==> flow/design.v <==
`timescale 1ns / 1ps
module key_debounce #(  
   parameter	DELAY_TIME = 250_000  
)(
		input wire	clk,		
		input wire  rstn,
		input wire	key_in,		
		output reg 	press_on			
);
reg		key_in_r0;		
reg		key_in_r1;		
reg 		key_in_nedge;		
reg	[$clog2(DELAY_TIME)-1:0]delay_cnt;		
reg		delay_flag;		 
always @(posedge clk or negedge rstn)
begin
    if(rstn == 1'b0) begin
        key_in_r0 <= 1'b0	;	
        key_in_r1 <= 1'b0	;	
    end
    else begin
       key_in_r0 <= key_in;
	   key_in_r1 <= key_in_r0;
    end
end
always @(posedge clk or negedge rstn)
begin
    if(rstn == 1'b0) begin
        key_in_nedge <= 1'b0;               
    end
    else begin
        key_in_nedge <= ~key_in_r0 & key_in_r1;
    end 
end
always @(posedge clk or negedge rstn)
begin
    if(rstn == 1'b0) begin
        delay_cnt  <= 'd0;	
    end
    else begin
        if((delay_flag == 1) && (delay_cnt == DELAY_TIME - 1))
				delay_cnt <= 0;
        else if ((delay_flag == 1) && (delay_cnt < DELAY_TIME - 1))
            delay_cnt <= delay_cnt + 1;
        else  
				delay_cnt <= 0;
    end
end
always @(posedge clk or negedge rstn)
begin
    if(rstn == 1'b0) begin
	 delay_flag <= 1'b0;		 
    end
    else begin
        if(key_in_nedge) begin	 
				delay_flag <= 1'b1;	 
        end
        else if (delay_cnt == DELAY_TIME - 1) begin
            delay_flag <= 1'b0;
        end
        else
            delay_flag <= delay_flag;
    end
end
always @(posedge clk or negedge rstn)
begin
    if(rstn == 1'b0) begin
        press_on <= 1'b0;
    end
    else begin
        if((delay_cnt == DELAY_TIME - 1) && (delay_flag == 1'b1)) begin		 
		    press_on <= 1'b1;
        end
        else begin
            press_on <= 1'b0;
        end
    end
end
endmodule
`timescale 1ns / 1ps
module Display(
    input	wire	clk,   
    input   wire  rstn,
    input	wire	[3:0]  sw_in,  
    input   wire  [2:0]  press_on,
    output	wire	[1:0]  reg_ab, 
    output  wire  [7:0]  led_time,
    output	wire 	[3:0]  seg_data_1, 
	 output	wire 	[3:0]  seg_data_2 
    );
localparam COUNT_1S = 12048;  
localparam Quarter_Time = 60; 	 
localparam Quarter_Time_rest = 10;	 
wire clk1h;
reg [13:0] counter ; 
reg [13:0] Qcounter ;
reg [6:0] scorer_A ; 
reg [6:0] scorer_B ; 
reg [6:0] Quarter_Time_Down ;	 
reg [2:0] Quarter_Time_rest_Down ;  
reg [4:0] AttackT_A ; 
reg [4:0] AttackT_B; 
reg [1:0] reg_ab_reg;
reg [7:0] led_time_reg ;
reg [3:0] seg_data_1_reg;
reg [3:0] seg_data_2_reg;
reg [1:0] DownCNT;	 
reg [6:0] countA_1;	 
reg [6:0] countA_2;	 
reg [6:0] countA_3;	 
reg [6:0] countB_1;	 
reg [6:0] countB_2;	 
reg [6:0] countB_3;	 
always @(posedge clk or negedge rstn)
begin
    if(rstn == 1'b0) begin	 
       led_time_reg <= 8'b0000_0000; 
       Qcounter <= 'd0; 
	    Quarter_Time_Down <= Quarter_Time;	
		 Quarter_Time_rest_Down <= Quarter_Time_rest;
	    DownCNT <= 'd0;
    end
    else begin
        if(Qcounter == COUNT_1S - 1) begin  
            Qcounter <= 'd0;
				if(Quarter_Time_Down == 0) begin        
						if(DownCNT == 2'd3) begin
						   DownCNT <= 2'd3;
							Quarter_Time_Down <=  0;
							Quarter_Time_rest_Down <= 0;
							led_time_reg <= {led_time_reg[5:0],1'b1,1'b1}; 
						end
						else begin
							if(Quarter_Time_rest_Down == 0)begin
								DownCNT <= DownCNT + 1'b1;
								Quarter_Time_Down <=  Quarter_Time;
								Quarter_Time_rest_Down <= Quarter_Time_rest;
								led_time_reg <= {led_time_reg[5:0],1'b1,1'b1}; 
							end
							else begin
								Quarter_Time_rest_Down <= Quarter_Time_rest_Down -1'b1;
							end
						end
				 end
				 else begin
					 Quarter_Time_Down <= Quarter_Time_Down - 1'b1;
				 end
        end
        else begin
           Qcounter <= Qcounter + 1; 
        end 
    end
end 
always @(posedge clk or negedge rstn)
begin
    if(rstn == 1'b0) begin
        scorer_A <= 'd0; 
        scorer_B <= 'd0; 
		  countA_1 <= 'd0;countA_2 <= 'd0;countA_3 <= 'd0;
		  countB_1 <= 'd0;countB_2 <= 'd0;countB_3 <= 'd0;
	 end
    else begin
        case(sw_in[3:1])
            3'b011:begin  
              case(press_on)  
                3'b001: begin
                    scorer_A <= scorer_A + 1;
						  countA_1 <= countA_1 + 1;
                end 
                3'b010: begin
                    scorer_A <= scorer_A + 2;
						  countA_2 <= countA_2 + 1;
                end 
                3'b100: begin
                    scorer_A <= scorer_A + 3;
						  countA_3 <= countA_3 + 1;
					 end
                default:begin
                    scorer_A <= scorer_A; 
                end
              endcase  
            end
            3'b111:begin  
               case(press_on)
                3'b001: begin
                    scorer_B <= scorer_B + 1;
						  countB_1 <= countB_1 + 1;
                end 
                3'b010: begin
                    scorer_B <= scorer_B + 2;
						  countB_2 <= countB_2 + 1;
                end 
                3'b100: begin
                    scorer_B <= scorer_B + 3;
						  countB_3 <= countB_3 + 1;
                end
                default:begin
                    scorer_B <= scorer_B; 
                end
              endcase     
            end			 
            default:begin
                scorer_A <= scorer_A; 
                scorer_B <= scorer_B; 
            end
        endcase
    end
end
always @(posedge clk or negedge rstn)
begin
    if(rstn == 1'b0) begin
        AttackT_A <= 5'd24;
        AttackT_B <= 5'd24;
        counter <=  'd0;
    end
    else begin
        case(sw_in[3:1])
		3'b000:begin    
              if(sw_in[0] == 1'b1) begin 
                    if(counter == COUNT_1S - 1) begin  
                            counter <= 'd0;
									 if(AttackT_A == 0) begin  
                                AttackT_A <= 0 ;
                            end
                            else begin
                               AttackT_A <= AttackT_A - 1'b1;
                            end
                    end
                    else begin
                       counter <= counter + 1;
                    end
             end
             else begin   
                counter <= counter;
             end   
		end
		3'b001:begin  
              if(sw_in[0] == 1'b1) begin  
                    if(counter == COUNT_1S - 1) begin  
                            counter <= 'd0;
                            if(AttackT_B == 0) begin 
                                AttackT_B <= 0 ;
                            end
                            else begin
                               AttackT_B <= AttackT_B - 1'b1;
                            end
                    end
                    else begin
                       counter <= counter + 1;
                    end
             end
             else begin   
                counter <= counter;
             end
		end
		3'b011:begin  
           counter <=  counter;
           AttackT_A <= AttackT_A;
		     AttackT_B <= AttackT_B;
		end
		3'b111:begin  
		     counter <=  counter;
           AttackT_A <= AttackT_A;
		     AttackT_B <= AttackT_B;
		end	
		default:begin
            counter <=  'd0;
            AttackT_A <= 5'd24;
		      AttackT_B <= 5'd24;
	    end
	   endcase
    end
end
always @(posedge clk or negedge rstn)
begin
    if(rstn == 1'b0) begin
		  seg_data_1_reg <= 4'd16; 
        seg_data_2_reg <= 4'd16;
		  reg_ab_reg <= 2'b11;
    end
    else begin
        case(sw_in[3:1])
		3'b000:begin    
            seg_data_2_reg <= AttackT_A%10; 
            seg_data_1_reg <= AttackT_A/10; 
			reg_ab_reg <= 2'b10;
		end
		3'b001:begin  
            seg_data_2_reg <= AttackT_B%10;
            seg_data_1_reg <= AttackT_B/10;
			reg_ab_reg <= 2'b01;
		end
		3'b011:begin  
            seg_data_2_reg <= scorer_A%10;
            seg_data_1_reg <= scorer_A/10;
			reg_ab_reg <= 2'b10;
		end
		3'b111:begin  
				seg_data_2_reg <= scorer_B%10;
				seg_data_1_reg <= scorer_B/10;
		   reg_ab_reg <= 2'b01;
		end			 
		3'b110:begin   
				if(Quarter_Time_Down == 0)begin
					seg_data_2_reg <= Quarter_Time_rest_Down%10;
					seg_data_1_reg <= Quarter_Time_rest_Down/10;end
				else begin
					seg_data_2_reg <= Quarter_Time_Down%10;
					seg_data_1_reg <= Quarter_Time_Down/10;end
		    reg_ab_reg <= 2'b00;
		end
		3'b100:begin   
            if(scorer_A > scorer_B) begin
					seg_data_2_reg <= 4'd10;   
					seg_data_1_reg <= scorer_A-scorer_B;   
					reg_ab_reg <= 2'b10;
			   end
				else if(scorer_A < scorer_B) begin
					seg_data_2_reg <= 4'd11;   
					seg_data_1_reg <= scorer_B-scorer_A;   
					reg_ab_reg <= 2'b01;
			   end 
				else begin	 
					seg_data_2_reg <= 4'd00;  
					seg_data_1_reg <= 4'd00;   
					reg_ab_reg <= 2'b00;
				end
		end
	   3'b010:begin
		case(press_on)	 
				3'b001:begin
					seg_data_2_reg <= countA_1%10;
					seg_data_1_reg <= countA_1/10;end
				3'b010:begin
					seg_data_2_reg <= countA_2%10;
					seg_data_1_reg <= countA_2/10;end
				3'b100:begin
					seg_data_2_reg <= countA_3%10;
					seg_data_1_reg <= countA_3/10;end
				endcase
		end
		3'b101:begin
				case(press_on)
				3'b001:begin
					seg_data_2_reg <= countB_1%10;
					seg_data_1_reg <= countB_1/10;end
				3'b010:begin
					seg_data_2_reg <= countB_2%10;
					seg_data_1_reg <= countB_2/10;end
				3'b100:begin
					seg_data_2_reg <= countB_3%10;
					seg_data_1_reg <= countB_3/10;end
				endcase
		end
		default:begin  
			seg_data_2_reg <= 4'd16;
			seg_data_1_reg <= 4'd16;
			reg_ab_reg <= 2'b11;
	    end
	endcase
    end
end    
assign reg_ab = reg_ab_reg;  
assign led_time = led_time_reg;
assign seg_data_1 = seg_data_1_reg;
assign seg_data_2 = seg_data_2_reg;
endmodule
`timescale 1ns / 1ps
module segment(
    input  [3:0] seg_data_1,
    input  [3:0] seg_data_2,
    output [8:0] seg_led_1,
    output [8:0] seg_led_2
);
function [8:0] seg;
    input [3:0] d;
    begin
        case (d)
            4'd0:  seg = 9'h3f;
            4'd1:  seg = 9'h06;
            4'd2:  seg = 9'h5b;
            4'd3:  seg = 9'h4f;
            4'd4:  seg = 9'h66;
            4'd5:  seg = 9'h6d;
            4'd6:  seg = 9'h7d;
            4'd7:  seg = 9'h07;
            4'd8:  seg = 9'h7f;
            4'd9:  seg = 9'h6f;
            4'd10: seg = 9'h77;  
            4'd11: seg = 9'h7c;  
            4'd12: seg = 9'h39;
            4'd13: seg = 9'h5e;
            4'd14: seg = 9'h79;
            default: seg = 9'h71;
        endcase
    end
endfunction
assign seg_led_1 = seg(seg_data_1);
assign seg_led_2 = seg(seg_data_2);
endmodule
`timescale 1ns / 1ps
module BallCompetition(
    input	wire clk,					 
    input   wire rstn,					 
    input	wire	[3:0]  sw_in,  	 
    input   wire  [2:0]  key_in,		 
    output	wire	[1:0]  reg_ab,  	 
    output  wire  [7:0]  led_time,	 
    output  [8:0]  seg_led_1,			 
	 output  [8:0]  seg_led_2			 
);
	localparam DelayTime = 250;   
   wire [2:0]	press_on;				 
	wire [3:0] seg_data_1;				 
	wire [3:0] seg_data_2;				 
    key_debounce	 
    #(.DELAY_TIME  (DelayTime))  
    key0
    (
		.clk(clk),		            
      .rstn(rstn),
      .key_in(key_in[0]),		
      .press_on(press_on[0])	       
    );
    key_debounce
    #(.DELAY_TIME  (DelayTime))  
    key1
    (
      .clk(clk),		           
      .rstn(rstn),
      .key_in(key_in[1]),		
      .press_on(press_on[1])	       
    );
    key_debounce
    #(.DELAY_TIME  (DelayTime))  
    key2
    (
      .clk(clk),		            
      .rstn(rstn),
      .key_in(key_in[2]),		
      .press_on(press_on[2])	      
    ); 
    Display u_Display(
      .clk(clk),  
      .rstn(rstn),
      .sw_in(sw_in),  
      .press_on(press_on),
      .reg_ab(reg_ab), 
      .led_time(led_time),
      .seg_data_1(seg_data_1),  
      .seg_data_2(seg_data_2)      
    );
    segment u_segment(
   .seg_data_1  (seg_data_1),	
	.seg_data_2  (seg_data_2),		
	.seg_led_1   (seg_led_1),		
	.seg_led_2	 (seg_led_2)
    );
endmodule
==> reports on BallCompetition <==
## Reports on BallCompetition

Tool output for the design above before and after an edit, in the order of the flow.
Lines under "original" count in the file above, lines under "edited" in the edited file.
"difference": "edited" minus "original" as printed here. "relative change": 100 x difference / "original".
Operators carry their Yosys type and port widths (W data, S select, Z words).
Library cell names are shortened.
Not given: -

- Top: BallCompetition
- Clock port: clk
- Standard-cell library: sky130hd
- Corner: tt_025C_1v80

## Diff

Unified diff, file above to edited file.
The edited RTL no longer does the same as the RTL above: the edit was made by script, with no optimisation intended.

```diff
@@ -414,13 +414,5 @@
 	wire [3:0] seg_data_1;				 
 	wire [3:0] seg_data_2;				 
-    key_debounce	 
-    #(.DELAY_TIME  (DelayTime))  
-    key0
-    (
-		.clk(clk),		            
-      .rstn(rstn),
-      .key_in(key_in[0]),		
-      .press_on(press_on[0])	       
-    );
+    assign press_on[0] = 0;
     key_debounce
     #(.DELAY_TIME  (DelayTime))  
```

## Word level

Yosys after proc, flatten, opt, wreduce and memory -nomap, before mapping. Memory bits, and registers merged into a memory's read port (data or address), are not among the register bits. Print and check cells are not counted. Equal cells are merged and count once.
Memory sizes are those after Yosys's memory passes, which may raise the word count (mostly to a power of two), join words into wider ones and drop unused or constant bits.

Bit counts:

| element | original | edited | difference | relative change (%) |
|---|---|---|---|---|
| bits of input ports | 9 | 9 | 0 | 0.00 |
| bits in read-only memories | 224 | 224 | 0 | 0.00 |
| register bits | 163 | 136 | -27 | -16.56 |
| cells after elaboration | 217 | 185 | -32 | -14.75 |
| output and inout port bits | 28 | 28 | 0 | 0.00 |
| memory cells | 2 | 2 | 0 | 0.00 |

Cells by class:

| element | original | edited | difference | relative change (%) |
|---|---|---|---|---|
| muxes and demuxes | 53 | 48 | -5 | -9.43 |
| add/sub/neg operators | 24 | 19 | -5 | -20.83 |
| order comparisons | 5 | 4 | -1 | -20.00 |
| reductions and logical operators | 39 | 34 | -5 | -12.82 |
| bitwise operators | 9 | 7 | -2 | -22.22 |
| equality and inequality tests | 24 | 22 | -2 | -8.33 |
| divide/modulo/power cells | 24 | 20 | -4 | -16.67 |

Memory list:

| element | original | edited |
|---|---|---|
| words x width with read and write ports | 16 x 7 bit 1R0W; 16 x 7 bit 1R0W | 16 x 7 bit 1R0W; 16 x 7 bit 1R0W |

Operators by type and width:

| kind | original | edited | difference | relative change (%) |
|---|---|---|---|---|
| $add A7 B1 Y7 const B | 8 | 4 | -4 | -50.00 |
| $pmux W4 S3 | 4 | 0 | -4 | -100.00 |
| $pmux W4 S2 | 0 | 4 | +4 | - |
| $mux W1 | 10 | 7 | -3 | -30.00 |
| $reduce_and A2 Y1 | 11 | 9 | -2 | -18.18 |
| $div A7 B4 Y32 const B | 9 | 7 | -2 | -22.22 |
| $mod A7 B4 Y32 const B | 9 | 7 | -2 | -22.22 |
| $mux W8 | 8 | 6 | -2 | -25.00 |
| $logic_and A1 B1 Y1 | 6 | 4 | -2 | -33.33 |
| $ne A4 B1 Y1 const B | 2 | 0 | -2 | -100.00 |
| $pmux W7 S3 | 2 | 0 | -2 | -100.00 |
| $ne A3 B1 Y1 const B | 0 | 2 | +2 | - |
| $pmux W7 S2 | 0 | 2 | +2 | - |
| $not A1 Y1 | 6 | 5 | -1 | -16.67 |
| $eq A3 B3 Y1 const B | 5 | 4 | -1 | -20.00 |
| $reduce_bool A2 Y1 | 4 | 3 | -1 | -25.00 |
| $add A8 B1 Y8 const B | 3 | 2 | -1 | -33.33 |
| $and A1 B1 Y1 | 3 | 2 | -1 | -33.33 |
| $eq A3 B2 Y1 const B | 3 | 2 | -1 | -33.33 |
| $eq A8 B8 Y1 const B | 3 | 2 | -1 | -33.33 |
| $lt A8 B8 Y1 const B | 3 | 2 | -1 | -33.33 |
| $eq A3 B1 Y1 const B | 2 | 1 | -1 | -50.00 |
| $eq A2 B2 Y1 const B | 1 | 2 | +1 | +100.00 |
| $eq A2 B1 Y1 const B | 0 | 1 | +1 | - |
| $mux W4 | 6 | 6 | 0 | 0.00 |
| $mux W5 | 6 | 6 | 0 | 0.00 |
| $add A7 B2 Y7 const B | 4 | 4 | 0 | 0.00 |
| $reduce_and A3 Y1 | 4 | 4 | 0 | 0.00 |

The list need not be complete.

## Longest topological paths

Yosys ltp: most cells in a row. Word level: on the elaborated netlist, between registers, memories and ports. Mapped: between sequential cells and ports; inverters and the memories' decode and read muxes count.

Logic depth:

| element | original | edited | difference | relative change (%) |
|---|---|---|---|---|
| word-level depth | 5 | 5 | 0 | 0.00 |
| ABC_AREA | 0 | 0 | - | - |
| depth in mapped cells | 30 | 25 | -5 | -16.67 |
| gate-level depth less buffers | 26 | 23 | -3 | -11.54 |

## After synthesis

Yosys stat after the flow's synthesis: flattened, memories mapped to cells. It holds for the ABC_AREA given above (unset counts as 0); a run with the other value may have another netlist.

Synthesis totals:

| element | original | edited | difference | relative change (%) |
|---|---|---|---|---|
| buffer cells | 54 | 57 | +3 | +5.56 |
| flip-flop cells | 159 | 132 | -27 | -16.98 |
| chip area (Yosys) (µm²) | 11,013.1 | 9,848.2 | -1,164.9 | -10.58 |
| cells in the netlist | 1,266 | 1,139 | -127 | -10.03 |

Cells by type:

| cell type | original | edited | difference | relative change (%) |
|---|---|---|---|---|
| dfrtp_1 | 148 | 121 | -27 | -18.24 |
| nand2_1 | 115 | 88 | -27 | -23.48 |
| nor3_1 | 43 | 21 | -22 | -51.16 |
| nand4_1 | 27 | 9 | -18 | -66.67 |
| nor2_1 | 127 | 110 | -17 | -13.39 |
| a21oi_1 | 72 | 61 | -11 | -15.28 |
| and3_1 | 26 | 15 | -11 | -42.31 |
| and2_1 | 16 | 7 | -9 | -56.25 |
| clkbuf_1 | 24 | 16 | -8 | -33.33 |
| mux2_2 | 16 | 8 | -8 | -50.00 |
| nand3_1 | 42 | 49 | +7 | +16.67 |
| buf_4 | 10 | 17 | +7 | +70.00 |
| or2_2 | 4 | 11 | +7 | +175.00 |
| o21ai_0 | 80 | 74 | -6 | -7.50 |
| xnor2_1 | 49 | 43 | -6 | -12.24 |
| xor2_1 | 30 | 24 | -6 | -20.00 |
| a31oi_1 | 16 | 22 | +6 | +37.50 |
| a221oi_1 | 12 | 6 | -6 | -50.00 |

The list need not be complete.
The figures by module come from a second, unflattened synthesis with its own total; it is not the netlist above.

Second synthesis, totals:

| element | original | edited | difference | relative change (%) |
|---|---|---|---|---|
| cell total of the unflattened synthesis | 1,261 | 1,209 | -52 | -4.12 |
| area total of the unflattened synthesis (µm²) | 11,165.7 | 10,585.2 | -580.5 | -5.20 |

Rows give one instance, submodules left out.

Modules, original:

| module | sequential area (µm²) | instances | cells | area (µm²) |
|---|---|---|---|---|
| Display | 3,016.6 | 1 | 1,031 | 8,877.3 |
| key_debounce #(DELAY_TIME=250) | 325.3 | 3 | 53 | 584.3 |
| segment | 0.0 | 1 | 71 | 535.5 |
| BallCompetition | 0.0 | 1 | 0 | 0.0 |

Modules, edited:

| module | sequential area (µm²) | instances | cells | area (µm²) |
|---|---|---|---|---|
| Display | 3,016.6 | 1 | 1,031 | 8,877.3 |
| key_debounce #(DELAY_TIME=250) | 325.3 | 2 | 53 | 584.3 |
| segment | 0.0 | 1 | 71 | 535.5 |
| BallCompetition | 0.0 | 1 | 1 | 3.8 |

## Path before layout

OpenSTA on the mapped netlist: ideal clock, no wires. The path of least setup slack (recovery checks aside). Input and output delay are each 20% of the period. Register names are those of the netlist, which keeps one name where synthesis merged equal registers.

Path after synthesis:

| element | original | edited | difference | relative change (%) |
|---|---|---|---|---|
| path type | input port to flip-flop | input port to flip-flop | - | - |
| start | input sw_in[3] | input sw_in[3] | - | - |
| end | register u_Display.seg_data_1_reg[0] | register u_Display.seg_data_2_reg[1] | - | - |
| path slack (ns) | 3.211 | 4.172 | +0.961 | - |
| clock period (ns) | 10.0 | 10.0 | 0.0 | 0.00 |
| delay of the path (ns) | 4.789 | 3.828 | -0.961 | -20.07 |
| input delay (ns) | 2.000 | 2.000 | 0.000 | 0.00 |
| arrival time (ns) | 6.707 | 5.755 | -0.952 | -14.19 |
| launch time at the first pin (ns) | 2.000 | 2.000 | 0.000 | 0.00 |
| library setup time (ns) | 0.082 | 0.073 | -0.009 | - |
| stages on the path | 30 | 21 | -9 | -30.00 |
| period reached after synthesis (ns) | 6.789 | 5.828 | -0.961 | -14.16 |

"delay of the path" = arrival - input delay + setup time.
"stages on the path": output pins that drive a net of the path, with the launching flip-flop's if there is one; two outputs of one cell count as two.
"period reached after synthesis" = period - worst setup slack (recovery checks aside). The figure is calculated, with input and output delays left at 20% of the set period.
The rows between start and end are the longest chain of elaborated cells between them; the timing report does not say that the signal goes this way. Where chains are equally long, one stands for them.
A line is the first line of the expression or statement that the cell stems from. Yosys adds cells for indexed reads and writes and turns some case tables into memories.
At most two assigning lines are given for a register; there are more.

On the way, after synthesis, original:
- Cells stage by stage: buf_2 buf_2 buf_2 buf_2 buf_1 a21oi_1 a21oi_1 o21ai_0 o2111ai_1 a221o_1 inv_1 ha_1 inv_1 a21oi_1 o31ai_1 nor4_4 a211o_1 and2_1 nor2_1 nor2_1 nor2_1 nor2_1 a21oi_1 ha_1 nand2_1 or3_1 a211o_1 a31oi_1 mux2_2 a31oi_1
- Cells in the longest elaborated chain: 3

RTL lines, path after synthesis, original:

| element | RTL line | RTL |
|---|---|---|
| from (decl) | 405 | `input wire [3:0] sw_in,` |
| $eq A3 B3 Y1 | 282 | `case(sw_in[3:1])` |
| $ne A4 B1 Y1 | - |  |
| $reduce_and A3 Y1 | - |  |
| to (assign) | 285 | `seg_data_1_reg <= AttackT_A/10;` |
| to (assign) | 290 | `seg_data_1_reg <= AttackT_B/10;` |
| to (decl) | 105 | `reg [3:0] seg_data_1_reg;` |

On the way, after synthesis, edited:
- Cells stage by stage: buf_4 buf_8 buf_6 mux2i_1 a21oi_1 nor2_2 a31oi_2 nor2_1 nand2_1 ha_1 nor2b_1 a211o_1 o211ai_1 inv_1 ha_1 nand3b_1 o22ai_1 mux2_4 or3_1 a211o_1 a21oi_2
- Cells in the longest elaborated chain: 3

RTL lines, path after synthesis, edited:

| element | RTL line | RTL |
|---|---|---|
| from (decl) | 405 | `input wire [3:0] sw_in,` |
| $eq A3 B3 Y1 | 282 | `case(sw_in[3:1])` |
| $ne A3 B1 Y1 | - |  |
| $reduce_and A3 Y1 | - |  |
| to (assign) | 284 | `seg_data_2_reg <= AttackT_A%10;` |
| to (assign) | 289 | `seg_data_2_reg <= AttackT_B%10;` |
| to (decl) | 106 | `reg [3:0] seg_data_2_reg;` |

## Worst path after layout

Path of least setup slack in the final report of the runs of set A (OpenROAD, finished layout, wires in). Where an end is a register, its clock arrival counts in the times.

Path post-layout:

| element | original | edited | difference | relative change (%) |
|---|---|---|---|---|
| path type | input port to flip-flop | input port to flip-flop | - | - |
| start | input sw_in[2] | input sw_in[2] | - | - |
| end | register u_Display.seg_data_1_reg[0] | register u_Display.seg_data_2_reg[2] | - | - |
| clock period (ns) | 7.86 | 7.86 | 0.00 | 0.00 |
| launch time at the first pin (ns) | 1.57 | 1.57 | 0.00 | 0.00 |
| arrival time (ns) | 7.48 | 6.89 | -0.59 | -7.89 |
| library setup time (ns) | 0.08 | 0.06 | -0.02 | - |
| stages on the path | 27 | 21 | -6 | -22.22 |
| path slack (ns) | 0.73 | 1.34 | +0.61 | - |
| input delay (ns) | 1.57 | 1.57 | 0.00 | 0.00 |

The rows between start and end are the longest chain of elaborated cells between them; the timing report does not say that the signal goes this way. Where chains are equally long, one stands for them.
At most two assigning lines are given for a register; there are more.

On the way, post-layout, original:
- Cells stage by stage: clkdlybuf4s50_1 buf_4 and3b_1 nand2_1 o22a_1 o2111ai_1 nand2_1 ha_1 inv_1 a21oi_1 o31ai_1 nor4_4 buf_4 a211o_1 and2_1 nor2_1 nor2_1 nor2_1 nor2_1 a21oi_1 ha_1 nand2_1 or3_1 a211o_1 a31oi_1 mux2_2 a31oi_1
- Cells in the longest elaborated chain: 3

RTL lines, path post-layout, original:

| element | RTL line | RTL |
|---|---|---|
| from (decl) | 405 | `input wire [3:0] sw_in,` |
| $eq A3 B3 Y1 | 282 | `case(sw_in[3:1])` |
| $ne A4 B1 Y1 | - |  |
| $reduce_and A3 Y1 | - |  |
| to (assign) | 285 | `seg_data_1_reg <= AttackT_A/10;` |
| to (assign) | 290 | `seg_data_1_reg <= AttackT_B/10;` |
| to (decl) | 105 | `reg [3:0] seg_data_1_reg;` |

On the way, post-layout, edited:
- Cells stage by stage: clkdlybuf4s50_1 buf_4 nand4bb_1 o221a_2 o21ai_1 nand2_1 ha_1 nor2b_1 a211o_1 o211ai_1 inv_1 ha_1 nand3b_1 o22ai_1 xnor2_1 inv_1 ha_1 inv_1 o21ai_0 a211oi_1 o22a_1
- Cells in the longest elaborated chain: 3

RTL lines, path post-layout, edited:

| element | RTL line | RTL |
|---|---|---|
| from (decl) | 405 | `input wire [3:0] sw_in,` |
| $eq A3 B3 Y1 | 282 | `case(sw_in[3:1])` |
| $ne A3 B1 Y1 | - |  |
| $reduce_and A3 Y1 | - |  |
| to (assign) | 284 | `seg_data_2_reg <= AttackT_A%10;` |
| to (assign) | 289 | `seg_data_2_reg <= AttackT_B%10;` |
| to (decl) | 106 | `reg [3:0] seg_data_2_reg;` |

## Layout results

Runs of the flow (Yosys, OpenROAD) on both versions; the two runs of a pair have the same settings. The constraints put input and output delay at 20% of the set period each and load the outputs with 0.01 pF.

Settings, set A:
- CORE_UTILIZATION: 40
- period_ns: 7.86
- CAP_MARGIN: 20
- CORE_MARGIN: 2
- SLEW_MARGIN: 20

Measured results, set A:

| element | original | edited | difference | relative change (%) |
|---|---|---|---|---|
| achieved clock period (ns) | 7.125 | 6.521 | -0.604 | -8.48 |
| area inside the die boundary (µm²) | 28,876.2 | 25,892.0 | -2,984.2 | -10.33 |
| post-route worst hold slack (ns) | 0.379 | 0.378 | -0.001 | - |
| Yosys chip area after synthesis (µm²) | 11,013.1 | 9,848.2 | -1,164.9 | -10.58 |
| total power after layout (mW) | 2.298 | 2.133 | -0.165 | -7.18 |
| post-layout utilization (%) | 45.2 | 45.1 | -0.1 | - |
| standard-cell area after layout (µm²) | 12,211.7 | 10,935.5 | -1,276.2 | -10.45 |
| setup slack of the worst path (ns) | 0.735 | 1.339 | +0.604 | - |
| total negative slack (ns) | 0.000 | 0.000 | 0.000 | - |

Settings, set B:
- CAP_MARGIN: 30
- CELL_PAD_IN_SITES_GLOBAL_PLACEMENT: 2
- CORE_ASPECT_RATIO: 1.44
- CORE_UTILIZATION: 39
- CTS_CLUSTER_SIZE: 15
- GPL_ROUTABILITY_DRIVEN: 1
- HOLD_SLACK_MARGIN: 0.17
- MAX_ROUTING_LAYER: met4
- SETUP_SLACK_MARGIN: -0.58
- period_ns: 9.72
- CORE_MARGIN: 2
- SLEW_MARGIN: 20

Measured results, set B:

| element | original | edited | difference | relative change (%) |
|---|---|---|---|---|
| achieved clock period (ns) | 7.910 | 6.795 | -1.115 | -14.10 |
| area inside the die boundary (µm²) | 29,620.8 | 26,560.6 | -3,060.2 | -10.33 |
| post-route worst hold slack (ns) | 0.379 | 0.381 | +0.002 | - |
| Yosys chip area after synthesis (µm²) | 11,013.1 | 9,848.2 | -1,164.9 | -10.58 |
| total power after layout (mW) | 1.922 | 1.662 | -0.260 | -13.53 |
| post-layout utilization (%) | 44.4 | 43.9 | -0.5 | - |
| standard-cell area after layout (µm²) | 12,280.5 | 10,869.2 | -1,411.3 | -11.49 |
| setup slack of the worst path (ns) | 1.810 | 2.925 | +1.115 | - |
| total negative slack (ns) | 0.000 | 0.000 | 0.000 | - |

"achieved clock period": clock period set for the run, less the worst setup slack. It is reckoned from that one timing run; input and output delays stay at 20% of the period that was set.
"total power after layout" is the tool's figure for a default switching activity; nothing was simulated.
